==> flow/design.v <==
module PPU (
    input clk,
    input rst,
    input i_en,
    input [32-1:0] data_in,
    input [11:0] scaling_factor,
    output logic[6:0] data_out,
    output logic valid,
    output logic [31:0] data_in_out
);
logic [32 - 1:0] relu_out;
logic [32:0] data_shift;
logic [7:0] data_quant;
logic [8:0] data_temp;
always @(*) begin
    relu_out = (data_in[32 - 1])? 32'd0 : data_in;
    /*verilator lint_off WIDTHEXPAND*/
    /*verilator lint_off WIDTHTRUNC*/
    data_shift = ({relu_out, 1'b0} / scaling_factor);
    /*verilator lint_on WIDTHTRUNC*/
    /*verilator lint_on WIDTHEXPAND*/
    data_temp = (data_shift > 127)? 254 : data_shift[8:0] + {8'b0, data_shift[0]};
end
always @(posedge clk) begin
    if(rst) begin
        valid <= 1'd0;
        data_out <= 7'd0;
        data_in_out <= 32'd0;
    end
    else begin
        valid <= i_en;
        data_out <= (i_en)? data_temp[7:1] : 7'd0;
        data_in_out <= data_in;
    end
end
endmodule
# Tool chain data of PPU

Tool output for the design above before and after an edit, in the order of the flow.
"before" refers to lines of the RTL above, "after" to lines of the edited file.
"change": "after" minus "before" as printed here. "rel. change": 100 x difference / "before".
Operators: Yosys type, input widths -> output width; for muxes data width and select width s.
Cell names lack the library's common part.
Not given: n/a

Design top: PPU
Clock: clk
Cell library: sky130hd
Timing corner: tt_025C_1v80

# The edit

The edit as a unified diff against the file above.
A script made this edit. It changes what the design does and was not meant as an optimisation.

```diff
@@ -20,5 +20,5 @@
     /*verilator lint_on WIDTHTRUNC*/
     /*verilator lint_on WIDTHEXPAND*/
-    data_temp = (data_shift > 127)? 254 : data_shift[8:0] + {8'b0, data_shift[0]};
+    data_temp = (data_shift > 127)? 254 : data_shift[8:0] * {8'b0, data_shift[0]};
 end
 always @(posedge clk) begin
```

# After elaboration

Counts by Yosys on the flattened word-level netlist (proc, flatten, opt, wreduce; memories kept). Register bits leave out memories and registers merged into their read ports (data or address). Print and check cells are left out. Cells with the same type and inputs are merged into one.

Bit counts:

| item                  | before | after | change | rel. change (%) |
| register bits         | 40     | 40    | 0      | 0.00 |
| bits of input ports   | 47     | 47    | 0      | 0.00 |
| output and inout bits | 40     | 40    | 0      | 0.00 |
| word-level cells      | 10     | 10    | 0      | 0.00 |

Operators by class:

| item                             | before | after | change | rel. change (%) |
| add/sub/neg operators            | 1      | 0     | -1     | -100.00 |
| multipliers                      | 0      | 1     | +1     | n/a |
| divide/modulo/power cells        | 1      | 1     | 0      | 0.00 |
| order comparisons                | 1      | 1     | 0      | 0.00 |
| multiplexer cells                | 2      | 2     | 0      | 0.00 |
| bitwise gates (word level)       | 1      | 1     | 0      | 0.00 |
| reductions and logical operators | 1      | 1     | 0      | 0.00 |

Operators by type and width:

| operator            | before | after | change | rel. change (%) |
| $add 8x1->8         | 1      | 0     | -1     | -100.00 |
| $mul 9x1->8         | 0      | 1     | +1     | n/a |
| $div 33x12->33      | 1      | 1     | 0      | 0.00 |
| $gt 33x7->1 const B | 1      | 1     | 0      | 0.00 |
| $mux 31             | 1      | 1     | 0      | 0.00 |
| $mux 8              | 1      | 1     | 0      | 0.00 |
| $not 1->1           | 1      | 1     | 0      | 0.00 |
| $reduce_or 2->1     | 1      | 1     | 0      | 0.00 |

# Logic depth

Depth = most cells in a row (Yosys ltp): at word level without a register or memory, in the mapped netlist without a sequential cell, where the memories' decode and read muxes count.

Depth:

| item                          | before | after | change | rel. change (%) |
| depth in word-level cells     | 4      | 4     | 0      | 0.00 |
| ABC_AREA                      | 0      | 0     | n/a    | n/a |
| mapped depth                  | 495    | 508   | +13    | +2.63 |
| gate-level depth less buffers | 450    | 465   | +15    | +3.33 |

# Synthesis result

Yosys stat after the flow's synthesis: flattened, memories mapped to cells. It holds for the ABC_AREA given above (unset counts as 0); a run with the other value may have another netlist.

Cell types:

| cell type | before | after | change | rel. change (%) |
| nor2_1    | 324    | 295   | -29    | -8.95 |
| a21o_1    | 91     | 67    | -24    | -26.37 |
| xor2_1    | 77     | 58    | -19    | -24.68 |
| nand2_1   | 281    | 298   | +17    | +6.05 |
| o31ai_1   | 93     | 108   | +15    | +16.13 |
| and2_1    | 22     | 36    | +14    | +63.64 |
| clkbuf_1  | 40     | 53    | +13    | +32.50 |
| nand2b_1  | 31     | 44    | +13    | +41.94 |
| a31oi_1   | 39     | 27    | -12    | -30.77 |
| a21oi_1   | 201    | 190   | -11    | -5.47 |
| or2_2     | 54     | 43    | -11    | -20.37 |
| o211ai_1  | 43     | 54    | +11    | +25.58 |
| xnor2_1   | 109    | 100   | -9     | -8.26 |
| inv_1     | 80     | 71    | -9     | -11.25 |
| nor4_1    | 29     | 20    | -9     | -31.03 |
| o211a_1   | 12     | 21    | +9     | +75.00 |
| nor3_1    | 238    | 245   | +7     | +2.94 |
| or3_1     | 45     | 38    | -7     | -15.56 |

The list need not be complete.

Mapped netlist:

| item                           | before  | after   | change | rel. change (%) |
| cells in the netlist           | 3358    | 3294    | -64    | -1.91 |
| mapped area (µm²)              | 23749.0 | 23353.6 | -395.4 | -1.66 |
| area of sequential cells (µm²) | 800.8   | 800.8   | 0.0    | 0.00 |
| flip-flops                     | 40      | 40      | 0      | 0.00 |
| buffer cells                   | 81      | 87      | +6     | +7.41 |

# Worst setup path after synthesis

OpenSTA on the mapped netlist: ideal clock, no wires. The path of least setup slack (recovery checks aside). Input and output delay are each 20% of the period. Register names are those of the netlist, which keeps one name where synthesis merged equal registers.

Timing path after synthesis:

| item                          | before               | after                | change | rel. change (%) |
| kind                          | in2reg               | in2reg               | n/a    | n/a |
| from                          | in scaling_factor[0] | in scaling_factor[0] | n/a    | n/a |
| to                            | reg data_out[0]      | reg data_out[0]      | n/a    | n/a |
| period (ns)                   | 120.0                | 120.0                | 0.0    | 0.00 |
| external input delay (ns)     | 24.000               | 24.000               | 0.000  | 0.00 |
| library setup time (ns)       | 0.070                | 0.139                | +0.069 | n/a |
| time at the first pin (ns)    | 24.000               | 24.000               | 0.000  | 0.00 |
| arrival (ns)                  | 118.673              | 118.784              | +0.111 | +0.09 |
| required time (ns)            | 119.930              | 119.861              | -0.069 | -0.06 |
| slack (ns)                    | 1.257                | 1.077                | -0.180 | n/a |
| path delay (ns)               | 94.743               | 94.923               | +0.180 | +0.19 |
| stages                        | 474                  | 484                  | +10    | +2.11 |
| buffers on the path           | 48                   | 47                   | -1     | -2.08 |
| synthesis period reached (ns) | 118.743              | 118.923              | +0.180 | +0.15 |

"path delay" is the arrival time less input delay plus setup time.
"stages" counts driving pins, that of a launching flip-flop among them; a cell with two outputs on the path counts twice.
"synthesis period reached" is the clock period less the worst setup slack; recovery checks do not enter. This is arithmetic on one report: input and output delays are still those of the set period (20% each).
Between the ends stands the longest chain of elaborated cells between them, by number of cells; it is not shown to be the way that was timed. Of several equally long chains one is given.
Each line given opens the expression or statement behind the cell; cells for indexed reads and writes are added by Yosys, which also makes memories of some case tables.

Between the ends, after synthesis, before:
Cells stage by stage: inv_1 > ha_1 > or4_1 > nor4_1 > a211oi_1 > inv_1 > ha_1 > o211ai_1 > a21oi_1 > o21a_1 > ha_1 > o21a_1 > nor4_1 > or3_1 > buf_2 > nor2_1 > or2_2 > ha_1 > [... 438 more ...] > ha_1 > nor2b_1 > o21a_1 > o21ai_0 > nand2b_1 > a21oi_1 > o21ai_0 > a21oi_1 > nor2b_1 > o21ai_0 > o22ai_1 > or4_1 > o32ai_2 > o2111ai_2 > ha_1 > or2_2 > o21a_1 > a21oi_1
Cells in the longest elaborated chain: 3
Elaborated cells on any way between the ends: 4
Source lines of those cells: 2
Those cells by class: add/sub (1); div (1); compare (1); mux (1)

RTL lines, path after synthesis, before:

| item           | line | text |
| from (decl)    | 6    | `input [11:0] scaling_factor,` |
| $div 33x12->33 | 19   | `data_shift = ({relu_out, 1'b0} / scaling_factor);` |
| $add 8x1->8    | 22   | `data_temp = (data_shift > 127)? 254 : data_shift[8:0] + {8'b0, data_shift[0]};` |
| $mux 8         | 22   |  |
| to (assign)    | 27   | `data_out <= 7'd0;` |
| to (assign)    | 32   | `data_out <= (i_en)? data_temp[7:1] : 7'd0;` |
| to (decl)      | 7    | `output logic[6:0] data_out,` |

Between the ends, after synthesis, after:
Cells stage by stage: inv_1 > ha_1 > o21a_1 > o211ai_1 > or3_1 > nand2_1 > ha_1 > o211a_1 > o2111a_1 > mux2_2 > inv_1 > ha_1 > o211a_1 > nor3_1 > or2_0 > clkbuf_1 > nand2_1 > a2bb2oi_1 > [... 448 more ...] > a21oi_1 > nor2b_1 > o21ai_0 > nand2b_1 > a21oi_1 > nor2b_1 > o21ai_0 > nand2b_1 > a21oi_1 > nor2b_1 > o21ai_0 > o2111ai_1 > a211oi_1 > nand4_1 > or4_1 > a21o_1 > a2111oi_4 > a211oi_1
Cells in the longest elaborated chain: 3
Elaborated cells on any way between the ends: 4
Source lines of those cells: 2
Those cells by class: mul (1); div (1); compare (1); mux (1)

RTL lines, path after synthesis, after:

| item           | line | text |
| from (decl)    | 6    | `input [11:0] scaling_factor,` |
| $div 33x12->33 | 19   | `data_shift = ({relu_out, 1'b0} / scaling_factor);` |
| $mul 9x1->8    | 22   | `data_temp = (data_shift > 127)? 254 : data_shift[8:0] * {8'b0, data_shift[0]};` |
| $mux 8         | 22   |  |
| to (assign)    | 27   | `data_out <= 7'd0;` |
| to (assign)    | 32   | `data_out <= (i_en)? data_temp[7:1] : 7'd0;` |
| to (decl)      | 7    | `output logic[6:0] data_out,` |

# Timing after layout

From the final timing report of the runs of set A: the path of least setup slack in the routed layout; clock arrival at registers is part of the times.

Timing path post-layout:

| item                       | before          | after           | change | rel. change (%) |
| kind                       | in2reg          | in2reg          | n/a    | n/a |
| from                       | in data_in[30]  | in data_in[30]  | n/a    | n/a |
| to                         | reg data_out[0] | reg data_out[3] | n/a    | n/a |
| period (ns)                | 115.0           | 115.0           | 0.0    | 0.00 |
| external input delay (ns)  | 23.00           | 23.00           | 0.00   | 0.00 |
| library setup time (ns)    | 0.07            | 0.15            | +0.08  | n/a |
| time at the first pin (ns) | 23.00           | 23.00           | 0.00   | 0.00 |
| arrival (ns)               | 109.83          | 110.34          | +0.51  | +0.46 |
| required time (ns)         | 115.23          | 115.18          | -0.05  | -0.04 |
| slack (ns)                 | 5.40            | 4.84            | -0.56  | n/a |
| stages                     | 448             | 463             | +15    | +3.35 |
| buffers on the path        | 14              | 16              | +2     | +14.29 |

Between the ends stands the longest chain of elaborated cells between them, by number of cells; it is not shown to be the way that was timed. Of several equally long chains one is given.

Between the ends, post-layout, before:
Cells stage by stage: clkdlybuf4s50_1 > nor2b_2 > ha_1 > or4_1 > nor4_2 > a211oi_2 > inv_1 > ha_1 > o211ai_1 > nand2_1 > o211a_1 > a21oi_1 > ha_2 > o21a_1 > o21ai_2 > or3_4 > nor2_1 > or2_2 > [... 412 more ...] > ha_1 > nor2b_1 > o21a_1 > o21ai_0 > nand2b_1 > a21oi_1 > o21ai_0 > a21oi_1 > nor2b_1 > o21ai_1 > o22ai_1 > or4_1 > o32ai_2 > o2111ai_2 > ha_2 > or2_2 > o21a_1 > a21oi_1
Cells in the longest elaborated chain: 4
Elaborated cells on any way between the ends: 5
Source lines of those cells: 3
Those cells by class: add/sub (1); div (1); compare (1); mux (2)

RTL lines, path post-layout, before:

| item           | line | text |
| from (decl)    | 5    | `input [32-1:0] data_in,` |
| $mux 31        | 16   | `relu_out = (data_in[32 - 1])? 32'd0 : data_in;` |
| $div 33x12->33 | 19   | `data_shift = ({relu_out, 1'b0} / scaling_factor);` |
| $add 8x1->8    | 22   | `data_temp = (data_shift > 127)? 254 : data_shift[8:0] + {8'b0, data_shift[0]};` |
| $mux 8         | 22   |  |
| to (assign)    | 27   | `data_out <= 7'd0;` |
| to (assign)    | 32   | `data_out <= (i_en)? data_temp[7:1] : 7'd0;` |
| to (decl)      | 7    | `output logic[6:0] data_out,` |

Between the ends, post-layout, after:
Cells stage by stage: clkdlybuf4s50_1 > nor2b_4 > ha_1 > o21a_1 > o211ai_1 > buf_4 > nor4_4 > ha_1 > a21o_1 > o2111a_2 > a21oi_2 > nand2b_1 > ha_1 > a21o_1 > nor3_4 > or2_4 > nand2_1 > a2bb2oi_2 > [... 427 more ...] > nor2b_1 > o21ai_0 > nand2b_1 > a21oi_1 > nor2b_1 > o21ai_0 > nand2b_1 > a21oi_1 > nor2b_1 > o21ai_1 > o2111ai_1 > a211oi_2 > nand4_1 > or4_1 > a21o_1 > a2111oi_4 > buf_6 > a211oi_1
Cells in the longest elaborated chain: 4
Elaborated cells on any way between the ends: 5
Source lines of those cells: 3
Those cells by class: mul (1); div (1); compare (1); mux (2)

RTL lines, path post-layout, after:

| item           | line | text |
| from (decl)    | 5    | `input [32-1:0] data_in,` |
| $mux 31        | 16   | `relu_out = (data_in[32 - 1])? 32'd0 : data_in;` |
| $div 33x12->33 | 19   | `data_shift = ({relu_out, 1'b0} / scaling_factor);` |
| $mul 9x1->8    | 22   | `data_temp = (data_shift > 127)? 254 : data_shift[8:0] * {8'b0, data_shift[0]};` |
| $mux 8         | 22   |  |
| to (assign)    | 27   | `data_out <= 7'd0;` |
| to (assign)    | 32   | `data_out <= (i_en)? data_temp[7:1] : 7'd0;` |
| to (decl)      | 7    | `output logic[6:0] data_out,` |

# Layout results

Both versions went through the flow (Yosys, OpenROAD) with the same settings in each pair. Constraints: input delay and output delay 20% of the set period each, output load 0.01 pF.

Flow settings, set A:
CORE_UTILIZATION: 40
period_ns: 115.0
CAP_MARGIN: 20
CORE_MARGIN: 2
SLEW_MARGIN: 20

Final reports, set A:

| item                                      | before  | after   | change  | rel. change (%) |
| synthesized cell area (µm²)               | 23749.0 | 23353.6 | -395.4  | -1.66 |
| die footprint (µm²)                       | 61338.0 | 60334.1 | -1003.9 | -1.64 |
| standard-cell area after layout (µm²)     | 27876.7 | 27894.3 | +17.6   | +0.06 |
| setup slack of the worst path (ns)        | 5.396   | 4.839   | -0.557  | n/a |
| total negative setup slack (ns)           | 0.000   | 0.000   | 0.000   | n/a |
| worst hold slack in the final report (ns) | 23.282  | 23.229  | -0.053  | n/a |

Flow settings, set B:
CORE_MARGIN: 4
CORE_UTILIZATION: 38
CTS_CLUSTER_SIZE: 38
GPL_TIMING_DRIVEN: 1
MIN_ROUTING_LAYER: met1
PLACE_DENSITY_LB_ADDON: 0.11
SETUP_SLACK_MARGIN: 3.99
SLEW_MARGIN: 15
TNS_END_PERCENT: 20
period_ns: 90.1
CAP_MARGIN: 20

Final reports, set B:

| item                                      | before  | after   | change  | rel. change (%) |
| synthesized cell area (µm²)               | 23749.0 | 23353.6 | -395.4  | -1.66 |
| die footprint (µm²)                       | 66561.4 | 65487.4 | -1074.0 | -1.61 |
| standard-cell area after layout (µm²)     | 39738.1 | 39379.0 | -359.1  | -0.90 |
| setup slack of the worst path (ns)        | -7.858  | -9.680  | -1.822  | n/a |
| total negative setup slack (ns)           | -54.465 | -58.052 | -3.587  | n/a |
| worst hold slack in the final report (ns) | 18.317  | 18.246  | -0.071  | n/a |
